==> flow/design.v <==
`timescale 1ns / 1ps
module add_sub #(parameter WIDTH = 15)(
input signed [WIDTH:0] a,b,
input sel, 
output signed [WIDTH:0] out
);
wire [WIDTH+1:0] sum;
assign sum = sel?a-b:a+b;
assign out = {sum[WIDTH+1],sum[WIDTH-1:0]};
endmodule
`timescale 1ns / 1ps
module mux #(parameter WIDTH = 15)(
input [WIDTH:0] a,b,
input sel,
output [WIDTH:0]out
);
assign out = sel?b:a;
endmodule
`timescale 1ns / 1ps
module shifter#(parameter WIDTH = 15)(
input signed [WIDTH:0] a,
output signed [WIDTH:0] b,
input m , 
input [3:0] i
);
assign b = m? (a)>>>i :((i!=0)?(a)>>>(i-1):a);
endmodule
`timescale 1ns / 1ps
module rom#(parameter WIDTH = 15)(
input clk,
input sel ,
input [3:0] i,
output [WIDTH:0] rom_out
    );
 reg [WIDTH:0] rom_mem [0:19] ;
 initial begin
 rom_mem[0] =  16'b0000010000000000;
 rom_mem[1] =  16'b0000001000000000;
 rom_mem[2] =  16'b0000000100000000;
 rom_mem[3] =  16'b0000000010000000;
 rom_mem[4] =  16'b0000000001000000;
 rom_mem[5] =  16'b0000000000100000;
 rom_mem[6] =  16'b0000000000010000;
 rom_mem[7] =  16'b0000000000001000;
 rom_mem[8] =  16'b0000000000000100;
 rom_mem[9] =  16'b0000000000000010;
 rom_mem[10] =  16'b0000001000110010;
 rom_mem[11] =  16'b0000000100000110;
 rom_mem[12] =  16'b0000000010000001;
 rom_mem[13] =  16'b0000000001000000;
 rom_mem[14] =  16'b0000000000100000;
 rom_mem[15] =  16'b0000000000010000;
 rom_mem[16] =  16'b0000000000001000;
 rom_mem[17] =  16'b0000000000000100;
 rom_mem[18] =  16'b0000000000000010;
 rom_mem[19] =  16'b0000000000000001;
 end   
 assign rom_out = sel?rom_mem[i+9]:rom_mem[i-1];
endmodule
`timescale 1ns / 1ps
module recon_controlpath(
input clk,reset,
output reg selmx,selmy,selmz,
output reg [3:0]  i
);
reg start;
always @ (posedge clk) begin
    if(reset) begin 
        i <= 0;
        selmx <= 0;
        selmy <= 0;
        selmz <= 0; 
        start <= 1;
    end
    else if(start) begin
        if(i!=0) begin
        selmx <= 1;
        selmy <= 1;
        selmz <= 1; 
        end
        if(i != 10) begin
         i <= i+1;
        end
        else if (i==10) begin
            start <= 0;
            i <= 0;
            selmx <= 0;
            selmy <= 0;
            selmz <= 0; 
        end
    end
end
endmodule
`timescale 1ns / 1ps
module recon_datapath#(parameter WIDTH = 15)(
input clk,
input m,div,
input [WIDTH:0] Xo,Yo,Zo ,
input selmx,selmy,selmz,
output reg [WIDTH:0] Xout,Yout, Zout,
input [WIDTH:0] z_rom,
input [3:0] i
);
wire [WIDTH:0] x_mux, y_mux , z_mux;
wire [WIDTH:0] x_asout, y_asout , z_asout; 
wire [WIDTH:0] x_fout;
mux m_x(Xo , Xout , selmx , x_mux);
mux m_y(Yo , Yout , selmy , y_mux);
mux m_z(Zo , Zout , selmz , z_mux);
reg [WIDTH:0] Xi , Yi , Zi;
wire di = div?(~y_mux[15]):z_mux[15];
always @ (posedge clk) begin 
if(i!=0) begin
    Xout <= x_fout;
    Yout <= y_asout;
    Zout <= z_asout;
end
end
wire [WIDTH:0] x_sft, y_sft; 
shifter shftx(x_mux ,x_sft ,m, i);
shifter shfty(y_mux ,y_sft,m, i);
add_sub X_as(x_mux , y_sft ,di, x_asout);
add_sub Y_as(y_mux , x_sft ,di, y_asout);
add_sub Z_as(z_mux , z_rom ,~(di), z_asout);
mux m_xout(x_mux, x_asout , m , x_fout);
endmodule
`timescale 1ns / 1ps
module recon#(parameter WIDTH = 15)(
input clk,reset,m,div,
input [WIDTH:0] Xo, Yo ,Zo,
output [WIDTH:0] Xout , Yout , Zout,
output [3:0] i
);
wire selmx,selmy,selmz;
wire [WIDTH:0] rom_out ;
recon_datapath dt(clk,m,div,Xo,Yo,Zo,selmx, selmy,selmz,Xout, Yout, Zout ,rom_out, i);
recon_controlpath ct(clk,reset,selmx,selmy,selmz,i);
rom rm(clk,m,i,rom_out);
endmodule
`timescale 1ns / 1ps
module latch#(parameter WIDTH=15)(
input [WIDTH:0] Xout,Yout,Zout,
input [3:0] i,
input clk,reset,
output reg [WIDTH:0] X_H,Y_H,Z_H,
input af_en);
always@(posedge clk) begin
    if(reset) begin
        X_H<=16'b0;
        Y_H<=16'b0;
        Z_H<=16'b0;
    end
    else if(i==10&af_en)begin
        X_H<=16'b0000010011010100;
        Y_H<=16'b0;
        Z_H<=Yout;
    end
end
endmodule
`timescale 1ns / 1ps
module ResetLogic#(parameter WIDTH=15 )(
input ext_reset,
input clk,
output reg reset1,reset2,reset3,complete
);
reg [5:0] counter;
always@(posedge clk)begin
    if(ext_reset) begin
        reset1<=1;
        reset2<=1;
        reset3 <=1;
        complete <= 0;
        counter<=0;
    end
    else if(counter==0)begin
        counter<=counter+1;
        reset1<=0;
    end
    else if(counter==11) begin
        reset2<=0;
        counter <= counter + 1;
    end
    else if (counter == 22) begin 
        reset3 <= 0;
        counter <= counter + 1;
    end
    else if(counter ==33) begin
        complete <= 1;
    end
    else if(counter <34) begin 
        counter <= counter + 1;
    end
end
endmodule
`timescale 1ns / 1ps
module Neuron#(parameter WIDTH=15)(
input [WIDTH:0] Xo,Yo,Zo,
input clk,reset,
output [WIDTH:0] Sin_H,Cos_H,Z, 
output reset3,complete,
output [WIDTH:0] Yout,
input af_en
);
wire reset1,reset2;
wire zz;
assign Z=Yout;
wire[WIDTH:0] Xout,Zout;
wire [3:0] i1,i2;
wire [WIDTH:0] X_H,Y_H,Z_H;
reg [3:0] i1_d;
ResetLogic RL(reset,clk,reset1,reset2,reset3,complete);
recon linear(clk,reset1,1'b0,1'b0,Xo, Yo ,Zo,Xout , Yout , Zout, i1);
always @(posedge clk) i1_d <= i1;
latch l1(Xout,Yout,Zout, i1_d,clk,reset1,X_H,Y_H,Z_H,af_en);
recon hyperbolic(clk,reset2,1'b1,1'b0,X_H,Y_H,Z_H,Cos_H,Sin_H,zz,i2);
endmodule
`timescale 1ns / 1ps
module recon_top_level#(parameter WIDTH = 15)( 
input [WIDTH:0] Xo, Zo , Yo,
input clk,
input ext_reset,
input [1:0] sel,
output [WIDTH:0] mac_out,
output [WIDTH:0] f,
input af_en,
output complete
);
wire [WIDTH:0] z, coshz, sinhz;
wire reset3;
Neuron #(WIDTH)inneuron(Xo,Yo,Zo,clk,ext_reset, sinhz,coshz,z,reset3,complete,mac_out,af_en);
wire sign_z=z[WIDTH];
wire [WIDTH:0]relu ;
assign relu=sign_z?0:z;
wire [WIDTH:0] ez, ez_1;
add_sub #(WIDTH) adder1(coshz, sinhz, sel[0], ez);
add_sub #(WIDTH) adder2(ez, 16'b0000010000000000, sel[0], ez_1);
wire [WIDTH:0] w2,w3;
wire [WIDTH:0] divisor , dividend;
mux  #(WIDTH)m1(ez, coshz, sel[0], w2);
mux #(WIDTH) m2(ez_1, sinhz, sel[0], w3);
wire [WIDTH:0] div_out;
assign divisor =  {w3[15], (w3[14:0]>>2) };
assign dividend = {w2[15], (w2[14:0]>>2) };
wire [WIDTH:0] X_divout,Y_divout;
recon #(WIDTH) r_div(
 clk,reset3,1'b0,1'b1,
divisor, dividend ,16'b0,
 X_divout , Y_divout , div_out
);
assign f=sel[1]?(sel[0]?mac_out:relu):div_out;  
endmodule
# == Tool chain data of recon_top_level ==
# Module recon_top_level before and after one edit of its RTL, step after step.
# Lines under "orig" count in the file above, lines under "edited" in the edited file.
# "change": "edited" minus "orig" as printed here. "rel_change_pct": 100 x difference / "orig".
# Operators carry their Yosys type and port widths (W data, S select, Z words).
# Cell names lack the library's common part.
# Not given: n/a
# setup
top,recon_top_level
clk_port,clk
cell_library,sky130hd
lib_corner,tt_025C_1v80

# == The edit ==
# Unified diff, file above to edited file.
# The edited RTL no longer does the same as the RTL above: the edit was made by script, with no optimisation intended.
# begin of diff
@@ -24,5 +24,5 @@
 input [3:0] i
 );
-assign b = m? (a)>>>i :((i!=0)?(a)>>>(i-1):a);
+assign b = m? (a)>>>3 :((i!=0)?(a)>>>(i-1):a);
 endmodule
 `timescale 1ns / 1ps
# end of diff

# == Word level ==
# Source: Yosys, flattened and elaborated, memories not mapped. Widths are those after wreduce. Registers that Yosys merges into a memory's read port (data or address) are not register bits. Print and check cells do not count. Equal cells are merged and count once.
# Memory sizes are those after Yosys's memory passes, which may raise the word count (mostly to a power of two), join words into wider ones and drop unused or constant bits.
# bits
element,orig,edited,change,rel_change_pct
ff_bits,199,199,0,0.00
latch_bits,0,0,0,n/a
ram_bits,0,0,0,n/a
rom_bits,660,660,0,0.00
clocked_rd_ports_x_width,0,0,0,n/a
mem_count,3,3,0,0.00
output_inout_bits,33,33,0,0.00
# op_classes
element,orig,edited,change,rel_change_pct
addsub,24,24,0,0.00
mul,0,0,0,n/a
n_div,0,0,0,n/a
n_cmp,1,1,0,0.00
eq_ne,11,11,0,0.00
shifts,4,2,-2,-50.00
muxes,71,71,0,0.00
bitwise,4,4,0,0.00
reduce_and_logical,15,15,0,0.00
# memory_table
element,orig,edited
mem_shapes,inneuron.hyperbolic.rm.rom_mem 20x11 r1 w0; inneuron.linear.rm.rom_mem 20x11 r1 w0; r_div.rm.rom_mem 20x11 r1 w0,inneuron.hyperbolic.rm.rom_mem 20x11 r1 w0; inneuron.linear.rm.rom_mem 20x11 r1 w0; r_div.rm.rom_mem 20x11 r1 w0
# ops
operator,orig,edited,change,rel_change_pct
$add A16 B16 Y17,8,6,-2,-25.00
$sub A16 B16 Y17,8,6,-2,-25.00
$sshr A16 B4 Y16,2,0,-2,-100.00
$add A16 B13 Y17,0,2,2,n/a
$sub A16 B13 Y17,0,2,2,n/a
# Unchanged operator kinds not shown: 26.

# == Depth ==
# Depth = most cells in a row (Yosys ltp): at word level without a register or memory, in the mapped netlist without a sequential cell, where the memories' decode and read muxes count.
# depth
element,orig,edited,change,rel_change_pct
ltp_word,9,9,0,0.00
ABC_AREA,0,0,n/a,n/a
depth_mapped,42,44,2,4.76
depth_no_buf,41,42,1,2.44

# == Mapped cells and area ==
# The flow's flattened synthesis, as Yosys stat reports it; memories are mapped. The netlist is that of the ABC_AREA named above (0 if unset); the other value can give another one.
# mapped
element,orig,edited,change,rel_change_pct
stdcells,2447,2275,-172,-7.03
area_um2,20226.9,18718.0,-1508.9,-7.46
sequential_area_um2,5425.2,5425.2,0.0,0.00
ffs,199,199,0,0.00
n_buf,116,105,-11,-9.48
# types
cell_type,orig,edited,change,rel_change_pct
nand2_1,293,243,-50,-17.06
mux2_2,87,64,-23,-26.44
mux4_2,24,2,-22,-91.67
o21ai_0,168,147,-21,-12.50
mux2i_1,62,46,-16,-25.81
a21oi_1,218,203,-15,-6.88
xor2_1,61,48,-13,-21.31
inv_1,135,145,10,7.41
clkbuf_1,89,80,-9,-10.11
nor3_1,42,33,-9,-21.43
nand3_1,50,42,-8,-16.00
a31oi_1,23,31,8,34.78
a21o_1,21,29,8,38.10
nand4_1,7,15,8,114.29
xnor2_1,133,140,7,5.26
o211ai_1,18,25,7,38.89
nor2_1,223,228,5,2.24
a21boi_0,25,20,-5,-20.00
# Unchanged cell types not shown: 21.
# The list need not be complete.
# The figures by module come from a second, unflattened synthesis with its own total; it is not the netlist above.
# hier_totals
element,orig,edited,change,rel_change_pct
cells_unflattened,4310,3854,-456,-10.58
hier_area_um2,37462.2,32725.1,-4737.1,-12.65
# Rows give one instance, submodules left out.
# by_module_orig
mod,n_inst,n_cells,mod_area_um2,seq_area_um2
shifter,6,262,2078.2,0.0
add_sub,9,156,1101.1,0.0
recon_datapath,3,52,1473.9,1441.4
mux,12,18,249.0,0.0
add_sub #(WIDTH=15),2,151,1083.5,0.0
rom,3,87,594.3,0.0
recon_controlpath,3,37,360.3,160.2
latch,1,104,1022.2,340.3
ResetLogic,1,54,518.0,200.2
mux #(WIDTH=15),2,18,249.0,0.0
recon_top_level,1,72,396.6,0.0
Neuron #(WIDTH=15),1,22,207.7,80.1
recon #(WIDTH=15),1,0,0.0,0.0
recon,2,0,0.0,0.0
# by_module_edited
mod,n_inst,n_cells,mod_area_um2,seq_area_um2
add_sub,9,156,1101.1,0.0
shifter,6,186,1288.7,0.0
recon_datapath,3,52,1473.9,1441.4
mux,12,18,249.0,0.0
add_sub #(WIDTH=15),2,151,1083.5,0.0
rom,3,87,594.3,0.0
recon_controlpath,3,37,360.3,160.2
latch,1,104,1022.2,340.3
ResetLogic,1,54,518.0,200.2
mux #(WIDTH=15),2,18,249.0,0.0
recon_top_level,1,72,396.6,0.0
Neuron #(WIDTH=15),1,22,207.7,80.1
recon #(WIDTH=15),1,0,0.0,0.0
recon,2,0,0.0,0.0

# == Timing after synthesis ==
# Path of least setup slack by OpenSTA after synthesis, without wires, with an ideal clock, recovery checks aside; 20% of the period is set as input and as output delay. Where synthesis merged equal registers, the netlist keeps one of their names.
# synth_timing
element,orig,edited,change,rel_change_pct
kind,in2reg,in2reg,n/a,n/a
start,input port sel[0],input port sel[0],n/a,n/a
end,register r_div.dt.Yout[15],register r_div.dt.Yout[15],n/a,n/a
tclk_ns,8.5,8.5,0.0,0.00
input_delay_ns,1.700,1.700,0.000,0.00
setup_time_ns,0.260,0.274,0.014,n/a
t_first_pin_ns,1.700,1.700,0.000,0.00
arrival_ns,9.216,9.389,0.173,1.88
t_required_ns,8.240,8.226,-0.014,-0.17
setup_slack_ns,-0.977,-1.162,-0.185,n/a
path_delay_ns,7.776,7.963,0.187,2.40
path_stages,40,42,2,5.00
n_path_buf,3,4,1,33.33
period_less_setup_slack_ns,9.477,9.662,0.185,1.95
# "path_delay_ns" = arrival - input delay + setup time.
# "path_stages": output pins that drive a net of the path, with the launching flip-flop's if there is one; two outputs of one cell count as two.
# "period_less_setup_slack_ns" = period - worst setup slack (recovery checks aside). The figure is calculated, with input and output delays left at 20% of the set period.
# The rows between start and end are the longest chain of elaborated cells between them; the timing report does not say that the signal goes this way. Where chains are equally long, one stands for them.
# Each line given opens the expression or statement behind the cell; cells for indexed reads and writes are added by Yosys, which also makes memories of some case tables.
# synth_between_orig
path_cell_list,clkbuf_1 -> clkbuf_1 -> buf_1 -> nor2_1 -> xnor2_1 -> ha_1 -> a21oi_1 -> nor3_1 -> a41oi_1 -> a32oi_1 -> xnor2_1 -> inv_1 -> ha_1 -> xnor2_1 -> nand2_1 -> or4_1 -> o211a_1 -> nand2_1 -> (+4 left out) -> ha_1 -> nor2_1 -> a21oi_1 -> fa_1 -> a21o_1 -> a21oi_1 -> o21bai_1 -> a21oi_1 -> nor2b_1 -> o21a_1 -> o31a_1 -> o211a_1 -> o21a_1 -> o21a_1 -> nor2_1 -> nor2_1 -> a21oi_1 -> o21ai_1
elab_chain_cells,8
cells_between,11
# synth_rtl_orig
element,line,text
"start, declared",222,"input [1:0] sel,"
$mux W17,8,assign sum = sel?a-b:a+b;
$add A16 B12 Y17,8,
$mux W16 (2 in a row),17,assign out = sel?b:a;
$sshr A16 B32 Y16,26,assign b = m? (a)>>>i :((i!=0)?(a)>>>(i-1):a);
$mux W16,26,
$sub A16 B16 Y17,8,
$mux W17,8,
"end, assigned",115,Yout <= y_asout;
"end, declared",100,"output reg [WIDTH:0] Xout,Yout, Zout,"
# Nets of the timed path that keep an RTL name, with a line that drives or declares them; the list need not be complete.
# synth_nets_orig
signal,line
r_div.dt.X_as.a[10],17
# synth_between_edited
path_cell_list,clkbuf_1 -> clkbuf_1 -> buf_1 -> buf_1 -> nor2_1 -> xnor2_1 -> ha_1 -> a21o_1 -> a31oi_1 -> o31ai_1 -> a221o_1 -> xnor2_1 -> inv_1 -> ha_1 -> mux2i_1 -> o21a_1 -> inv_1 -> nand4_1 -> (+6 left out) -> ha_1 -> nand2_1 -> o21ai_0 -> fa_1 -> a21o_1 -> a21oi_1 -> o21bai_1 -> a21oi_1 -> o21bai_1 -> a211o_1 -> a31oi_1 -> nor2b_1 -> o21a_1 -> nor2_1 -> nand2_1 -> or4_1 -> o211ai_1 -> a311oi_1
elab_chain_cells,8
cells_between,11
# synth_rtl_edited
element,line,text
"start, declared",222,"input [1:0] sel,"
$mux W17,8,assign sum = sel?a-b:a+b;
$add A16 B12 Y17,8,
$mux W16 (2 in a row),17,assign out = sel?b:a;
$sshr A16 B32 Y16,26,assign b = m? (a)>>>3 :((i!=0)?(a)>>>(i-1):a);
$mux W16,26,
$sub A16 B16 Y17,8,
$mux W17,8,
"end, assigned",115,Yout <= y_asout;
"end, declared",100,"output reg [WIDTH:0] Xout,Yout, Zout,"
# synth_nets_edited
signal,line
r_div.dt.X_as.a[9],17

# == Timing after layout ==
# Path of least setup slack in the final report of the runs of set A (OpenROAD, finished layout, wires in). Where an end is a register, its clock arrival counts in the times.
# layout_timing
element,orig,edited,change,rel_change_pct
kind,in2reg,in2reg,n/a,n/a
start,input port sel[0],input port sel[0],n/a,n/a
end,register r_div.dt.Yout[15],register r_div.dt.Yout[15],n/a,n/a
tclk_ns,8.24,8.24,0.00,0.00
input_delay_ns,1.65,1.65,0.00,0.00
setup_time_ns,0.24,0.26,0.02,n/a
t_first_pin_ns,1.65,1.65,0.00,0.00
arrival_ns,8.30,8.39,0.09,1.08
t_required_ns,8.49,8.48,-0.01,-0.12
setup_slack_ns,0.20,0.09,-0.11,n/a
path_stages,37,41,4,10.81
n_path_buf,3,3,0,0.00
# The rows between start and end are the longest chain of elaborated cells between them; the timing report does not say that the signal goes this way. Where chains are equally long, one stands for them.
# layout_between_orig
path_cell_list,buf_4 -> buf_12 -> nor2_1 -> xnor2_1 -> ha_2 -> buf_4 -> a21o_1 -> a221oi_4 -> mux2i_2 -> ha_4 -> xnor2_2 -> nand2_1 -> or4_1 -> o211a_1 -> nand2_2 -> nand3_2 -> a311oi_2 -> a211o_1 -> a21oi_2 -> ha_1 -> nor2_2 -> a21oi_2 -> fa_2 -> a21o_1 -> a21oi_2 -> o21bai_1 -> a21oi_2 -> nor2b_1 -> o21a_1 -> o31a_1 -> o211a_1 -> o21a_1 -> o21a_1 -> nor2_2 -> nor2_2 -> a21oi_1 -> o21ai_1
elab_chain_cells,8
cells_between,11
# layout_rtl_orig
element,line,text
"start, declared",222,"input [1:0] sel,"
$mux W17,8,assign sum = sel?a-b:a+b;
$add A16 B12 Y17,8,
$mux W16 (2 in a row),17,assign out = sel?b:a;
$sshr A16 B32 Y16,26,assign b = m? (a)>>>i :((i!=0)?(a)>>>(i-1):a);
$mux W16,26,
$sub A16 B16 Y17,8,
$mux W17,8,
"end, assigned",115,Yout <= y_asout;
"end, declared",100,"output reg [WIDTH:0] Xout,Yout, Zout,"
# Nets of the timed path that keep an RTL name, with a line that drives or declares them; the list need not be complete.
# layout_nets_orig
signal,line
r_div.dt.X_as.a[10],17
# layout_between_edited
path_cell_list,buf_2 -> buf_12 -> nor2_4 -> xnor2_2 -> ha_1 -> a21o_1 -> a31oi_4 -> o31ai_4 -> a221o_1 -> xnor2_2 -> inv_1 -> ha_2 -> mux2i_1 -> o21a_1 -> inv_2 -> nand4_1 -> o311ai_1 -> a41oi_1 -> (+5 left out) -> ha_4 -> inv_1 -> or2_1 -> or4_4 -> nand2_4 -> xnor2_2 -> ha_1 -> inv_1 -> o21bai_2 -> a211o_1 -> a31oi_1 -> nor2b_1 -> o21a_1 -> nor2_2 -> nand2_1 -> or4_1 -> o211ai_1 -> a311oi_1
elab_chain_cells,8
cells_between,11
# layout_rtl_edited
element,line,text
"start, declared",222,"input [1:0] sel,"
$mux W17,8,assign sum = sel?a-b:a+b;
$add A16 B12 Y17,8,
$mux W16 (2 in a row),17,assign out = sel?b:a;
$sshr A16 B32 Y16,26,assign b = m? (a)>>>3 :((i!=0)?(a)>>>(i-1):a);
$mux W16,26,
$sub A16 B16 Y17,8,
$mux W17,8,
"end, assigned",115,Yout <= y_asout;
"end, declared",100,"output reg [WIDTH:0] Xout,Yout, Zout,"
# layout_nets_edited
signal,line
r_div.dt.X_as.a[9],17

# == Measured runs ==
# Runs of the flow (Yosys, OpenROAD) on both versions; the two runs of a pair have the same settings. The constraints put input and output delay at 20% of the set period each and load the outputs with 0.01 pF.
# settings_set_A
CORE_UTILIZATION,40
period_ns,8.24
CAP_MARGIN,20
CORE_MARGIN,2
SLEW_MARGIN,20
# results_set_A
element,orig,edited,change,rel_change_pct
yosys.chip_area_um2,20226.9,18718.0,-1508.9,-7.46
die_um2,52381.5,48540.9,-3840.6,-7.33
finish.stdcell_area_um2,23814.1,22367.7,-1446.4,-6.07
post_route_util_frac,0.476,0.482,0.006,n/a
setup_worst_slack_ns,0.199,0.092,-0.107,n/a
timing.setup.tns_ns,0.000,0.000,0.000,n/a
final_hold_ws_ns,0.461,0.464,0.003,n/a
totalPower_uw,3903,3749,-154,-3.95
period_reached_ns,8.041,8.148,0.107,1.33
# "period_reached_ns": clock period set for the run, less the worst setup slack. It is reckoned from that one timing run; input and output delays stay at 20% of the period that was set.
# By "totalPower_uw" is meant OpenSTA's value without simulated activity: inputs other than the clock are taken to toggle once in ten clock periods, and the tool carries that through the logic.
